==> flow/design.v <==
module hbridgecontroller(
input PCLK, 				 
input PRESERN, 				 
input PSEL, 				 
input PENABLE, 				 
output wire PREADY, 		 
output wire PSLVERR,		 
input PWRITE,				 
input [31:0] PADDR,			 
input wire [31:0] PWDATA,	 
output reg [31:0] PRDATA,	 
output reg motor1_pwm,
output reg motor2_pwm,
output reg [1:0] motor1_ctrl,
output reg [1:0] motor2_ctrl
); 
assign PSLVERR = 0;
assign PREADY = 1;
wire write_enable = (PENABLE && PWRITE && PSEL);
wire read_enable = (!PWRITE && PSEL); 
wire M1CTRL_WRITE = write_enable && (PADDR[15:0] == 16'h0000);
wire M1CTRL_READ = read_enable && (PADDR[15:0] == 16'h0000);
wire M2CTRL_WRITE = write_enable && (PADDR[15:0] == 16'h0004);
wire M2CTRL_READ = read_enable && (PADDR[15:0] == 16'h0004);
wire M1SPEED_WRITE = write_enable && (PADDR[15:0] == 16'h0008);
wire M1SPEED_READ = read_enable && (PADDR[15:0] == 16'h0008);
wire M2SPEED_WRITE = write_enable && (PADDR[15:0] == 16'h000c);
wire M2SPEED_READ = read_enable && (PADDR[15:0] == 16'h000c);
reg [31:0] counter;
parameter PWM_PERIOD = 200000;   
reg [31:0] M1_duty, M2_duty;
reg [31:0] M1_duty_v, M2_duty_v;
always @(posedge PCLK)
begin
    if (!PRESERN) counter = 0;
    else if (counter >= PWM_PERIOD) counter = 0;
    else counter = counter + 1;
    if (counter < M1_duty && M1_duty > (PWM_PERIOD >> 4)) motor1_pwm <= 1;
    else motor1_pwm <= 0;
    if (counter < M2_duty && M2_duty > (PWM_PERIOD >> 4)) motor2_pwm <= 1;
    else motor2_pwm <= 0;
end
always @(posedge PCLK)
begin
    M1_duty_v = M1_duty;
    M2_duty_v = M2_duty;
	if(!PRESERN)
	begin
        M1_duty_v = 0;
        M2_duty_v = 0;
        motor1_ctrl = 2'b10;
        motor2_ctrl = 2'b10;
    end
    if (M1CTRL_WRITE)
    begin
        if (PWDATA != 0) motor1_ctrl = 2'b01;
        else motor1_ctrl = 2'b10;
    end
    else if (M1CTRL_READ)
    begin
        if (motor1_ctrl == 2'b10) PRDATA = 1;
        else PRDATA = 0;
    end
    if (M2CTRL_WRITE)
    begin
        if (PWDATA != 0) motor2_ctrl = 2'b01;
        else motor2_ctrl = 2'b10;
    end
    else if (M2CTRL_READ)
    begin
        if (motor2_ctrl == 2'b10) PRDATA = 1;
        else PRDATA = 0;
    end
    else if (M1SPEED_WRITE) 
    begin
        M1_duty_v = (PWM_PERIOD * PWDATA[15:0]) >> 8;
        if (M1_duty_v > PWM_PERIOD) M1_duty_v = PWM_PERIOD;
    end
    else if (M1SPEED_READ) PRDATA = ( M1_duty_v / PWM_PERIOD );
    else if (M2SPEED_WRITE) 
    begin
        M2_duty_v = (PWM_PERIOD * PWDATA[15:0]) >> 8;
        if (M2_duty_v > PWM_PERIOD) M2_duty_v = PWM_PERIOD;
    end
    else if (M2SPEED_READ) PRDATA = ( M2_duty_v / PWM_PERIOD );
    M1_duty <= M1_duty_v;
    M2_duty <= M2_duty_v;
end
endmodule
==> Step by step through the tools: hbridgecontroller <==
The steps from the RTL of hbridgecontroller to its reports follow in flow order.
Line numbers count from 1 in the design file above.
Operators carry their Yosys type and port widths (W data, S select, Z words).
Library cell names are shortened.
{ "inputs": {"design": "hbridgecontroller", "clock": "PCLK", "lib": "sky130hd", "lib_corner": "tt_025C_1v80"} }

==> Word-level counts <==
Yosys after proc, flatten, opt, wreduce and memory -nomap, before mapping. Enables and synchronous resets that opt folds into registers are not counted as muxes. Memory bits, and registers merged into a memory's read port (data or address), are not among the register bits. Print and check cells are not counted. Equal cells are merged and count once.
{ "op_classes": {"addsub": 1, "n_cmp": 6, "mul": 1, "muxes": 30, "div": 2, "n_eq": 5, "reduce_and_logical": 16} }
{ "op_table": {"columns": ["operator", "n"], "rows": [
  ["$div A32 B18 Y32 const B", 2],
  ["$mux W32", 20],
  ["$mul A12 B16 Y26 const A", 1],
  ["$gt A32 B14 Y1 const B", 2],
  ["$lt A32 B32 Y1", 2],
  ["$eq A16 B4 Y1 const B", 2],
  ["$add A32 B1 Y32 const B", 1],
  ["$ge A32 B18 Y1 const B", 1],
  ["$reduce_bool A32 Y1", 1],
  ["$gt A24 B18 Y1 const B", 1],
  ["$mux W24", 1],
  ["$eq A16 B3 Y1 const B", 1],
  ["$logic_not A16 Y1", 1],
  ["$logic_and A1 B1 Y1", 13],
  ["$mux W2", 5],
  ["$eq A2 B2 Y1 const B", 2],
  ["$mux W1", 4],
  ["$logic_not A1 Y1", 1]
]} }
{ "word_totals": {"inputBits": 69, "word_cells": 69, "reg_bits": 134, "out_inout_bits": 40} }

==> Logic depth <==
Yosys ltp: most cells in a row. Word level: on the elaborated netlist, between registers, memories and ports. Mapped: between sequential cells and ports; inverters and the memories' decode and read muxes count.
{ "depth": {"ltp_word": 11, "abc_area": 1, "depth_mapped": 133, "mapped_depth_nobuf": 127} }

==> Synthesis result <==
Yosys stat after the flow's synthesis: flattened, memories mapped to cells. It holds for the ABC_AREA given above (unset counts as 0); a run with the other value may have another netlist.
Totals and module areas in this step are rounded.
{ "mapped": {"mapped_area_um2": 17500, "flip_flops": 134, "stdcells": 2471, "seq_area_um2": 2680, "buffers": 51} }
{ "types": {"columns": ["cell_type", "n", "area_total_um2"], "rows": [
  ["dfxtp_1", 134, 2.68E+03],
  ["ha_1", 165, 2064.48],
  ["nand2_1", 531, 1.99E+03],
  ["inv_1", 395, 1.48E+03],
  ["nand2_4", 103, 1.16E+03],
  ["fa_1", 44, 880.845],
  ["nand2_2", 136, 850.816],
  ["nand3_1", 170, 850.816],
  ["o21ai_0", 116, 580.557],
  ["xor2_1", 58, 507.987],
  ["nor2_1", 119, 446.678],
  ["a21oi_1", 83, 415.398],
  ["nor2_4", 29, 326.563],
  ["nand3_2", 29, 290.278],
  ["nand4_1", 39, 243.984],
  ["buf_12", 9, 180.173],
  ["nand3_4", 10, 175.168],
  ["nand2_8", 8, 160.154]
]} }
Not listed: further types 64, cells in them 293.

==> Worst setup path after synthesis <==
Source: OpenSTA report_checks on the synthesized netlist (no wires, ideal clock, input and output delay 20% of the period each), path of least setup slack; recovery checks are left aside. Register names are those of the netlist, which keeps one name where synthesis merged equal registers.
{ "synth_timing": {"path_type": "in2reg", "start": "input PADDR[15]", "end": "register PRDATA[0]", "arrival_ps": 17120, "slack_ps": 12768, "in_delay_ps": 6000, "setup_ps": 112, "path_buffers": 12, "launch_ps": 6000, "tclk_ps": 30000, "path_delay_ps": 11232, "path_stages": 119, "required_time_ps": 29888, "period_less_setup_slack_ps": 17232} }
"path_delay_ps" = arrival - input delay + setup time.
"path_stages": output pins that drive a net of the path, with the launching flip-flop's if there is one; two outputs of one cell count as two.
"period_less_setup_slack_ps" is the clock period less the worst setup slack; recovery checks do not enter. This is arithmetic on one report: input and output delays are still those of the set period (20% each).
A register here has more assigning lines than the two given.
{ "synth_via": {"path_cell_list": "nor2_1 -> nand2_1 -> nor2_4 -> nand3_4 -> buf_6 -> nand2_1 -> nand2_1 -> nor2_1 -> nand2_1 -> nor2_2 -> nand2_2 -> nand2_4 -> inv_4 -> o21ai_1 -> nand2_1 -> nor2_4 -> nand2_2 -> nand2_4 -> [... 83 more ...] -> nor2_4 -> nand2_4 -> nand2_4 -> nand2_4 -> buf_12 -> nand2_2 -> nand2_1 -> clkinv_2 -> nand2_2 -> nor2_1 -> nand3_2 -> nand2_2 -> nand3_2 -> xor2_1 -> nor2_2 -> nand2_1 -> nand2_1 -> nand2_1", "cone_cells": 20, "classes_between": "eq/ne: 3; mux: 8; reduce/logical: 9"} }
{ "synth_lines": {"columns": ["element", "line", "text"], "rows": [
  ["from (decl)", 9, "input [31:0] PADDR,"],
  ["to (assign)", 79, "else if (M1SPEED_READ) PRDATA = ( M1_duty_v / PWM_PERIOD );"],
  ["to (assign)", 85, "else if (M2SPEED_READ) PRDATA = ( M2_duty_v / PWM_PERIOD );"],
  ["to (decl)", 11, "output reg [31:0] PRDATA,"]
]} }
No chain of elaborated cells between the ends is given.

==> Path in the finished layout <==
From the final timing report of run 3: the path of least setup slack in the routed layout; clock arrival at registers is part of the times.
The path's times are printed in steps of 10 ps; the period is the one set.
{ "layout_timing": {"path_type": "in2reg", "start": "input PRESERN", "end": "register PRDATA[0]", "slack_ps": 10380, "setup_ps": 100, "arrival_ps": 19950, "required_time_ps": 30330, "tclk_ps": 30000, "path_stages": 111, "launch_ps": 6000, "path_buffers": 10, "in_delay_ps": 6000} }
A register here has more assigning lines than the two given.
{ "layout_via": {"path_cell_list": "clkdlybuf4s50_1 -> clkbuf_1 -> inv_1 -> o21ai_0 -> o21ai_1 -> nor2_4 -> nand2_4 -> inv_4 -> nand2_1 -> o21ai_2 -> nand2_2 -> nand2_2 -> nand2_4 -> nand2_8 -> nand2_8 -> buf_8 -> o21ai_4 -> nand2_2 -> [... 75 more ...] -> nand2_4 -> nand2_4 -> nand2_4 -> buf_12 -> nand2_4 -> nand3_2 -> nor2_1 -> nor2_2 -> nor2_4 -> nand2_2 -> o21ai_1 -> inv_1 -> nand2_1 -> nand2_1 -> nand2_1 -> nand2_1 -> nand2_1 -> nand2_1", "cone_cells": 18, "lines_between": 11, "classes_between": "div: 2; eq/ne: 2; mux: 14"} }
{ "layout_lines": {"columns": ["element", "line", "text"], "rows": [
  ["from (decl)", 3, "input PRESERN,"],
  ["to (assign)", 79, "else if (M1SPEED_READ) PRDATA = ( M1_duty_v / PWM_PERIOD );"],
  ["to (assign)", 85, "else if (M2SPEED_READ) PRDATA = ( M2_duty_v / PWM_PERIOD );"],
  ["to (decl)", 11, "output reg [31:0] PRDATA,"]
]} }
No chain of elaborated cells between the ends is given.

FLOW RESULTS
============

Measured results for hbridgecontroller: 6 stored runs of the Yosys and OpenROAD flow on sky130hd. The settings differ; the order carries no meaning. The constraints put input and output delay at 20% of the set period each and load the outputs with 0.01 pF.
By "worst_setup_path_time_ps" is meant the share of the clock period that the worst setup path is allowed (20% is reserved at inputs, 20% at outputs), minus its slack. Clock arrival times at its registers enter into it.
"design_power_uw" is the tool's figure for a default switching activity; nothing was simulated.
"worst_setup_path_time_ps" is given in steps of 10 ps.
The measured numbers are rounded.
[
  {
    "run": "run 1",
    "settings": { "ABC_AREA": 1, "CELL_PAD_IN_SITES_DETAIL_PLACEMENT": 1, "CELL_PAD_IN_SITES_GLOBAL_PLACEMENT": 2, "CORE_UTILIZATION": 71, "CTS_CLUSTER_DIAMETER": 126, "GPL_ROUTABILITY_DRIVEN": 0, "MIN_ROUTING_LAYER": "met2", "PLACE_DENSITY_LB_ADDON": 0.01, "SLEW_MARGIN": 30, "TNS_END_PERCENT": 50, "period_ns": 27.9, "CAP_MARGIN": 20, "CORE_MARGIN": 2 },
    "outcome": "not finished: placement ended with error FLW-0024"
  },
  {
    "run": "run 2",
    "settings": { "CELL_PAD_IN_SITES_DETAIL_PLACEMENT": 2, "CELL_PAD_IN_SITES_GLOBAL_PLACEMENT": 0, "CORE_MARGIN": 3, "CORE_UTILIZATION": 67, "CTS_CLUSTER_SIZE": 59, "GPL_TIMING_DRIVEN": 1, "PLACE_DENSITY_LB_ADDON": 0.17, "SETUP_SLACK_MARGIN": 4.31, "period_ns": 20.2, "CAP_MARGIN": 20, "SLEW_MARGIN": 20 },
    "outcome": "not finished: placement ended with a tool error"
  },
  {
    "run": "run 3",
    "settings": { "ABC_AREA": 1, "CAP_MARGIN": 0, "CELL_PAD_IN_SITES_GLOBAL_PLACEMENT": 2, "CORE_ASPECT_RATIO": 1.59, "CORE_MARGIN": 8, "CORE_UTILIZATION": 32, "GPL_ROUTABILITY_DRIVEN": 1, "GPL_TIMING_DRIVEN": 0, "MIN_ROUTING_LAYER": "met1", "SLEW_MARGIN": 35, "period_ns": 30.0 },
    "results": { "die_um2": 62500, "worstSetupSlack_ps": 10400, "design_power_uw": 664, "worst_setup_path_time_ps": 13620, "critical_path_kind": "in2reg", "synthesis_area_um2": 17500, "setupTns_ps": 0, "utilization_pct": 36.8, "fin_hold_ws_ps": 442 }
  },
  {
    "run": "run 4",
    "settings": { "CELL_PAD_IN_SITES_DETAIL_PLACEMENT": 1, "CELL_PAD_IN_SITES_GLOBAL_PLACEMENT": 3, "HOLD_SLACK_MARGIN": 0.23, "PLACE_DENSITY_LB_ADDON": 0.19, "TNS_END_PERCENT": 50, "period_ns": 30.0, "CAP_MARGIN": 20, "CORE_MARGIN": 2, "CORE_UTILIZATION": 40, "SLEW_MARGIN": 20 },
    "results": { "die_um2": 45100, "worstSetupSlack_ps": 5600, "design_power_uw": 666, "worst_setup_path_time_ps": 18400, "critical_path_kind": "in2reg", "synthesis_area_um2": 17400, "setupTns_ps": 0, "utilization_pct": 45.3, "fin_hold_ws_ps": 456 }
  },
  {
    "run": "run 5",
    "settings": { "CELL_PAD_IN_SITES_DETAIL_PLACEMENT": 2, "HOLD_SLACK_MARGIN": 0.23, "period_ns": 30.0, "CAP_MARGIN": 20, "CORE_MARGIN": 2, "CORE_UTILIZATION": 40, "SLEW_MARGIN": 20 },
    "results": { "die_um2": 45100, "worstSetupSlack_ps": 3070, "design_power_uw": 757, "worst_setup_path_time_ps": 20930, "critical_path_kind": "in2reg", "synthesis_area_um2": 17400, "setupTns_ps": 0, "utilization_pct": 45.4, "fin_hold_ws_ps": 473 }
  },
  {
    "run": "run 6",
    "settings": { "period_ns": 36.8, "CAP_MARGIN": 20, "CORE_MARGIN": 2, "CORE_UTILIZATION": 40, "SLEW_MARGIN": 20 },
    "results": { "die_um2": 45100, "worstSetupSlack_ps": 11200, "design_power_uw": 531, "worst_setup_path_time_ps": 18230, "critical_path_kind": "in2reg", "synthesis_area_um2": 17400, "setupTns_ps": 0, "utilization_pct": 45.3, "fin_hold_ws_ps": 439 }
  }
]
